==> flow/design.v <==
`timescale 1ns / 1ps
module cordic_sin_cos
(
    input clk,
    input reset_n,
    input i_call,
    input [31:0] i_data,
    output o_done,
    output [31:0] o_cos,
    output [31:0] o_sin
);
cordic_sin_cos_core u_sin_cos (
    .clk     ( clk ),
    .reset_n ( reset_n ),
    .i_call  ( i_call ),
    .i_data  ( i_data ),
    .o_done  ( o_done ),
    .o_cos   ( o_cos ),
    .o_sin   ( o_sin )
);
endmodule
module cordic_sin_cos_core(
    clk,
    reset_n,
    i_call,
    i_data,
    o_done,
    o_cos,
    o_sin
);
     input clk;
     input reset_n;
	 input i_call; 
	 input signed [31:0] i_data;
	 output o_done;
	 output signed [31:0] o_cos;
	 output signed [31:0] o_sin;	 
	 function [31:0] atan;
	    input [3:0] idx;
	    case( idx )
	       4'd0: atan = 32'd2949120;  4'd1: atan = 32'd1740992;  4'd2: atan = 32'd919872;  4'd3: atan = 32'd466944;
	       4'd4: atan = 32'd234368;   4'd5: atan = 32'd117312;   4'd6: atan = 32'd58688;   4'd7: atan = 32'd29312;
	       4'd8: atan = 32'd14656;    4'd9: atan = 32'd7360;     4'd10: atan = 32'd3648;   4'd11: atan = 32'd1856;
	       4'd12: atan = 32'd896;     4'd13: atan = 32'd448;     4'd14: atan = 32'd256;    default: atan = 32'd128;
	    endcase
	 endfunction
	 reg signed [31:0]x,y,tx,ty,deg,rcos,rsin;
	 reg [7:0]i,seg;
	 reg isdone,isnegcos,isnegsin,isswap;
	 always @ ( posedge clk or negedge reset_n )
	 if( !reset_n )
	 begin
	    { x,y,deg,rcos,rsin } <= { 32'd0,32'd0,32'd0,32'd0,32'd0};
		i <= 8'd0;
		{ isdone,isnegcos,isnegsin,isswap } <= { 1'b0,1'b0,1'b0,1'b0 };
	 end
	 else if( i_call )
	 case( i )       
  	    0:
		begin
		   seg = i_data / 90;
		   if( seg == 0 ) 
		   begin 
		   	  deg <= i_data; 
		   	  isnegcos <= 0; 
		   	  isnegsin <= 0; 
		   	  isswap <= 0; 
		   end
		   else if( seg == 1 ) 
		   begin 
		   	  deg <= i_data - 90; 
		   	  isnegcos <= 1; 
		   	  isnegsin <= 0; 
		   	  isswap <= 1; 
		   end
		   else if( seg == 2 ) 
		   begin 
		   	  deg <= i_data - 180; 
		   	  isnegcos <= 1; 
		   	  isnegsin <= 1; 
		   	  isswap <= 0; 
		   end
		   else if( seg == 3 ) 
		   begin 
		   	  deg <= i_data - 270; 
		   	  isnegcos <= 0; 
		   	  isnegsin <= 1; 
		   	  isswap <= 1;  
		   end 
		   i <= i + 1'b1;
	    end		 
		1:
		begin 
		   x <= 32'd39797; 
		   y <= 32'd0; 
		   deg <= deg << 16; 
		   i <= i + 1'b1; 
		end					 
		2,3,4,5,6,7,8,9,10,11,12,13,14,15,16,17:
		if( deg > 0 )
		begin
		   ty = y >>> i-2;
		   tx = x >>> i-2;
		   x <= x - ty;
		   y <= y + tx;
		   deg <= deg - atan(i-2);
		   i <= i + 1'b1;
		end
		else
		begin
		   ty = y >>> i-2;
		   tx = x >>> i-2;
		   x <= x + ty ;
		   y <= y - tx ;
		   deg <= deg + atan(i-2);
		   i <= i + 1'b1;
		end
		18:
		begin 
		   {rcos,rsin} <= isswap ? { y,x } : { x,y }; 
		   i <= i + 1'b1; 
		end			
		19:
		begin 
		   isdone <= 1'b1; 
		   i <= i + 1'b1; 
		end		
		20:
		begin 
		   isdone <= 1'b0; 
		   i <= 8'd0; 
		end		   
	 endcase
	 assign o_done = isdone;
	 assign o_cos = isnegcos ? -(rcos) : rcos;
	 assign o_sin = isnegsin ? -(rsin) : rsin;
endmodule
---- Tool chain data of cordic_sin_cos ----
What the tools print for cordic_sin_cos, step after step.
Lines are those of the file above, counted from 1.
Library cell names are shortened.
A cell with n/a has no value.
set-up
  top ..................................... cordic_sin_cos
  clock ................................... clk
  standard-cell library ................... sky130hd
  timing corner ........................... tt_025C_1v80

---- Elaborated design ----
Counts by Yosys on the flattened word-level netlist (proc, flatten, opt, wreduce; memories kept). Register bits leave out memories and registers merged into their read ports (data or address). Print and check cells are left out.
Memory sizes are those after Yosys's memory passes, which may raise the word count (mostly to a power of two), join words into wider ones and drop unused or constant bits.
operators by class
  bitwise operators ....................... 0
  magnitude comparators ................... 1
  shifts and indexed selects .............. 2
  add/sub/neg operators ................... 13
  divide/modulo/power cells ............... 1
  equality and inequality tests ........... 24
  reduce/logical cells .................... 15
  $mul .................................... 0
  muxes and demuxes ....................... 32
operators by type and width
  operator                                                                           number
  32-bit 2-to-1 mux                                                                  15
  32-bit by 8-bit divider with 32-bit output (second input constant)                 1
  32-bit parallel mux with 2-bit select                                              2
  32-bit adder                                                                       3
  32-bit subtractor                                                                  3
  32-bit parallel mux with 3-bit select                                              1
  32-bit by 32-bit >>> shifter with 32-bit output                                    2
  32-bit negator                                                                     2
  8-bit by 4-bit equality test with 1-bit output (second input constant)             8
  64-bit 2-to-1 mux                                                                  1
  8-bit by 5-bit equality test with 1-bit output (second input constant)             5
  32-bit by 1-bit greater-than comparator with 1-bit output (second input constant)  1
  32-bit by 10-bit subtractor with 32-bit output (second input constant)             1
  32-bit by 8-bit subtractor with 32-bit output (second input constant)              1
  32-bit by 9-bit subtractor with 32-bit output (second input constant)              1
  8-bit by 2-bit equality test with 1-bit output (second input constant)             4
  8-bit by 3-bit equality test with 1-bit output (second input constant)             4
  20-bit OR reduction                                                                1
  16-bit OR reduction                                                                1
  8-bit by 1-bit equality test with 1-bit output (second input constant)             2
  8-bit logical NOT                                                                  2
  8-bit parallel mux with 2-bit select                                               1
  1-bit 2-to-1 mux                                                                   11
  8-bit by 2-bit subtractor with 9-bit output (second input constant)                1
  2-bit AND reduction                                                                4
  8-bit by 1-bit adder with 8-bit output (second input constant)                     1
  2-bit nonzero test                                                                 3
  3-bit AND reduction                                                                2
Not listed: further kinds 4, cells in them 4.
storage and ports
  bits in latches ......................... 0
  elaborated cells ........................ 100
  output and inout bits ................... 65
  bits in registers ....................... 172
  memory bits (read-only) ................. 512
  word width x clocked read ports ......... 0
  memories ................................ 2
  memory bits (writable) .................. 0
memories
  memory            words  width  rd ports  write ports  line  RTL
  (name not given)  16     16     1         0            40    case( idx )
  (name not given)  16     16     1         0            40

---- Longest topological paths ----
Yosys ltp: most cells in a row. Word level: on the elaborated netlist, between registers, memories and ports. Mapped: between sequential cells and ports; inverters and the memories' decode and read muxes count.
depth
  depth in word-level cells ............... 7
  ABC_AREA ................................ 0
  mapped depth ............................ 101
  depth with buffers taken out ............ 80

---- Synthesis result ----
Yosys stat after the flow's synthesis: flattened, memories mapped to cells. It holds for the ABC_AREA given above (unset counts as 0); a run with the other value may have another netlist.
cell types
  type      number
  dfrtp_1   172
  xnor2_1   255
  o21ai_0   363
  nand2_1   451
  a21oi_1   288
  mux2i_1   142
  ha_1      110
  nor2_1    359
  xor2_1    86
  a21o_1    96
  clkbuf_1  174
  nand3_1   87
  nor3_1    86
  o211ai_1  55
  o31ai_1   48
  mux2_2    30
  inv_1     82
  a211oi_1  39
Not listed: further types 126, cells in them 981.
synthesis totals
  flip-flops .............................. 172
  sequential area ......................... 4,304.1 um^2
  synthesis area .......................... 28,348.4 um^2
  standard cells after synthesis .......... 3,904
The figures by module come from a second, unflattened synthesis with its own total; it is not the netlist above.
second synthesis, totals
  cell total of the unflattened synthesis .. 3,875
  area total of the unflattened synthesis .. 28,511.1 um^2
Rows give one instance, submodules left out.
by module
  module               cells  seq. area (um^2)  area (um^2)  instances
  cordic_sin_cos_core  3,875  4,304.1           28,511.1     1
  cordic_sin_cos       0      0.0               0.0          1

---- Worst setup path after synthesis ----
OpenSTA on the mapped netlist: ideal clock, no wires. The path of least setup slack (recovery checks aside). Input and output delay are each 20% of the period. Register names are those of the netlist, which keeps one name where synthesis merged equal registers.
timing path post-synthesis
  path kind ............................... input to register
  start point ............................. input port i_data[3]
  end point ............................... register u_sin_cos.deg[14]
  data arrival time ....................... 26,511 ps
  time at the first pin ................... 6,000 ps
  period .................................. 30,000 ps
  driving pins on the path ................ 93
  buffers on the path ..................... 14
  input delay ............................. 6,000 ps
  slack ................................... 3,362 ps
  library setup time ...................... 127 ps
  delay of the path ....................... 20,638 ps
  synthesis period reached ................ 26,638 ps
"delay of the path" = arrival - input delay + setup time.
"driving pins on the path" counts driving pins, that of a launching flip-flop among them; a cell with two outputs on the path counts twice.
"synthesis period reached" is the clock period less the worst setup slack; recovery checks do not enter. This is arithmetic on one report: input and output delays are still those of the set period (20% each).
Between the ends stands the longest chain of elaborated cells between them, by number of cells; it is not shown to be the way that was timed. Of several equally long chains one is given.
Each line given opens the expression or statement behind the cell; cells for indexed reads and writes are added by Yosys, which also makes memories of some case tables.
A register here has more assigning lines than the two given.
between the ends, post-synthesis
  path through ............................ buf_2 > inv_1 > ha_1 > and4bb_1 > nand3_2 > o32a_1 > and2_1 > buf_2 > or4_1 > a21boi_2 > or2_1 > buf_4 > nor2_2 > o311ai_4 > mux2_1 > o21a_1 > or4_4 > nand2_1 > [... 57 more ...] > clkbuf_1 > o211ai_1 > o211ai_4 > a21oi_1 > clkbuf_1 > clkbuf_1 > ha_1 > nand2_1 > nand2b_1 > a21oi_1 > a311o_1 > nor2_1 > a211oi_4 > a31o_1 > a2111o_1 > xnor2_1 > a221oi_1 > nor2_1
  length of the longest elaborated chain .. 7
  elaborated cells on any way between the ends .. 15
  RTL lines with such cells ............... 9
RTL lines, path post-synthesis
  what                                            line  RTL
  start, declared                                 7     input [31:0] i_data,
  32-bit by 8-bit divider with 32-bit output      61    seg = i_data / 90;
  8-bit by 2-bit equality test with 1-bit output  83    else if( seg == 3 )
  32-bit 2-to-1 mux                               83
  32-bit 2-to-1 mux                               76    else if( seg == 2 )
  32-bit 2-to-1 mux                               69    else if( seg == 1 )
  32-bit 2-to-1 mux                               62    if( seg == 0 )
  32-bit parallel mux with 3-bit select           58    case( i )
  end, assigned                                   64    deg <= i_data;
  end, assigned                                   71    deg <= i_data - 90;
  end, declared                                   47    reg signed [31:0]x,y,tx,ty,deg,rcos,rsin;

---- Timing after layout ----
Path of least setup slack in the final report of run 4 (OpenROAD, finished layout, wires in). Where an end is a register, its clock arrival counts in the times.
The report prints the path's times to 10 ps; the period is as set.
timing path after layout
  path kind ............................... input to register
  start point ............................. input port i_data[2]
  end point ............................... register u_sin_cos.deg[0]
  input delay ............................. 8,840 ps
  library setup time ...................... 130 ps
  data arrival time ....................... 36,480 ps
  buffers on the path ..................... 3
  slack ................................... 8,050 ps
  driving pins on the path ................ 82
  period .................................. 44,200 ps
  time at the first pin ................... 8,840 ps
Between the ends stands the longest chain of elaborated cells between them, by number of cells; it is not shown to be the way that was timed. Of several equally long chains one is given.
A register here has more assigning lines than the two given.
between the ends, after layout
  path through ............................ clkdlybuf4s50_1 > inv_1 > ha_1 > nor4b_2 > nand4_2 > nor3_4 > nand3_1 > a211oi_1 > and2_1 > or2_1 > nor2_2 > a21oi_2 > nor3_1 > xnor2_1 > nor3_1 > o311ai_1 > a21oi_1 > a21oi_2 > [... 46 more ...] > a311oi_1 > a31oi_1 > o211ai_1 > o21ai_0 > a31oi_1 > a21oi_2 > buf_4 > ha_1 > nand2_1 > nor4b_1 > a311o_1 > nor2_1 > a211oi_4 > and4_1 > or2_1 > nand2_1 > nand2_1 > o21ai_1
  length of the longest elaborated chain .. 7
  elaborated cells on any way between the ends .. 12
  RTL lines with such cells ............... 6
RTL lines, path after layout
  what                                            line  RTL
  start, declared                                 7     input [31:0] i_data,
  32-bit by 8-bit divider with 32-bit output      61    seg = i_data / 90;
  8-bit by 2-bit equality test with 1-bit output  83    else if( seg == 3 )
  32-bit 2-to-1 mux                               83
  32-bit 2-to-1 mux                               76    else if( seg == 2 )
  32-bit 2-to-1 mux                               69    else if( seg == 1 )
  32-bit 2-to-1 mux                               62    if( seg == 0 )
  32-bit parallel mux with 3-bit select           58    case( i )
  end, assigned                                   64    deg <= i_data;
  end, assigned                                   71    deg <= i_data - 90;
  end, declared                                   47    reg signed [31:0]x,y,tx,ty,deg,rcos,rsin;

Subject: flow runs of cordic_sin_cos

Hi,

Measured data: module cordic_sin_cos, platform sky130hd, 6 stored runs of the flow under differing settings, order arbitrary. Input and output delays are each 20% of the period that was set; the output load is 0.01 pF.
"period achieved": clock period set for the run, less the worst setup slack. It is reckoned from that one timing run; input and output delays stay at 20% of the period that was set.
By "worst path time" is meant the share of the clock period that the worst setup path is allowed (20% is reserved at inputs, 20% at outputs), minus its slack. Clock arrival times at its registers enter into it.
"worst path time" is given in steps of 10 ps.

---- run 1 ----
settings
  ABC_AREA = 1
  CAP_MARGIN = 5
  CELL_PAD_IN_SITES_DETAIL_PLACEMENT = 2
  CORE_MARGIN = 9
  CORE_UTILIZATION = 51
  CTS_CLUSTER_SIZE = 88
  GPL_ROUTABILITY_DRIVEN = 0
  GPL_TIMING_DRIVEN = 1
  HOLD_SLACK_MARGIN = 0.03
  PLACE_DENSITY_LB_ADDON = 0.11
  SETUP_SLACK_MARGIN = -2.0
  TNS_END_PERCENT = 85
  period_ns = 26.4
  SLEW_MARGIN = 20
results
  not finished: placement ended with error DPL-0033

---- run 2 ----
settings
  CAP_MARGIN = 10
  CELL_PAD_IN_SITES_DETAIL_PLACEMENT = 1
  CORE_ASPECT_RATIO = 1.32
  CORE_UTILIZATION = 70
  CTS_CLUSTER_DIAMETER = 165
  GPL_ROUTABILITY_DRIVEN = 0
  PLACE_DENSITY = 0.94
  TNS_END_PERCENT = 50
  period_ns = 23.0
  CORE_MARGIN = 2
  SLEW_MARGIN = 20
results
  not finished: placement ended with error DPL-0033

---- run 3 ----
settings
  CELL_PAD_IN_SITES_GLOBAL_PLACEMENT = 2
  CORE_UTILIZATION = 58
  CTS_CLUSTER_SIZE = 79
  GPL_ROUTABILITY_DRIVEN = 0
  HOLD_SLACK_MARGIN = -0.05
  MIN_ROUTING_LAYER = met2
  PLACE_DENSITY_LB_ADDON = 0.0
  period_ns = 28.5
  CAP_MARGIN = 20
  CORE_MARGIN = 2
  SLEW_MARGIN = 20
results
  not finished: placement ended with error FLW-0024

---- run 4 ----
settings
  ABC_AREA = 0
  CAP_MARGIN = 20
  CELL_PAD_IN_SITES_DETAIL_PLACEMENT = 1
  CORE_ASPECT_RATIO = 0.68
  CORE_MARGIN = 9
  CORE_UTILIZATION = 51
  CTS_CLUSTER_SIZE = 88
  GPL_ROUTABILITY_DRIVEN = 0
  GPL_TIMING_DRIVEN = 1
  HOLD_SLACK_MARGIN = 0.03
  PLACE_DENSITY_LB_ADDON = 0.11
  SETUP_SLACK_MARGIN = -2.0
  TNS_END_PERCENT = 45
  period_ns = 44.2
  SLEW_MARGIN = 20
results
  worst path time ......................... 27,310 ps
  critical path kind ...................... input to register
  lowest setup slack ...................... 8,052 ps
  total negative slack on setup checks .... 0 ps
  standard-cell area after routing ........ 30,305.3 um^2
  period achieved ......................... 36,148 ps
  utilization in the final report ......... 55.7%
  worst hold slack after layout ........... 476 ps
  chip area in the Yosys report ........... 28,348.4 um^2
  die footprint ........................... 64,554.0 um^2

---- run 5 ----
settings
  ABC_AREA = 1
  CAP_MARGIN = 5
  CELL_PAD_IN_SITES_DETAIL_PLACEMENT = 2
  CORE_ASPECT_RATIO = 0.68
  CORE_MARGIN = 9
  CORE_UTILIZATION = 51
  CTS_CLUSTER_SIZE = 88
  GPL_ROUTABILITY_DRIVEN = 0
  GPL_TIMING_DRIVEN = 1
  HOLD_SLACK_MARGIN = 0.03
  PLACE_DENSITY_LB_ADDON = 0.11
  SETUP_SLACK_MARGIN = -2.0
  TNS_END_PERCENT = 45
  period_ns = 44.2
  SLEW_MARGIN = 20
results
  not finished: placement ended with error DPL-0033

---- run 6 ----
settings
  period_ns = 29.1
  CAP_MARGIN = 20
  CORE_MARGIN = 2
  CORE_UTILIZATION = 40
  SLEW_MARGIN = 20
results
  worst path time ......................... 22,170 ps
  critical path kind ...................... input to register
  lowest setup slack ...................... 1,110 ps
  total negative slack on setup checks .... 0 ps
  standard-cell area after routing ........ 31,724.2 um^2
  period achieved ......................... 27,990 ps
  utilization in the final report ......... 45.2%
  worst hold slack after layout ........... 468 ps
  chip area in the Yosys report ........... 28,348.4 um^2
  die footprint ........................... 73,016.1 um^2

Regards
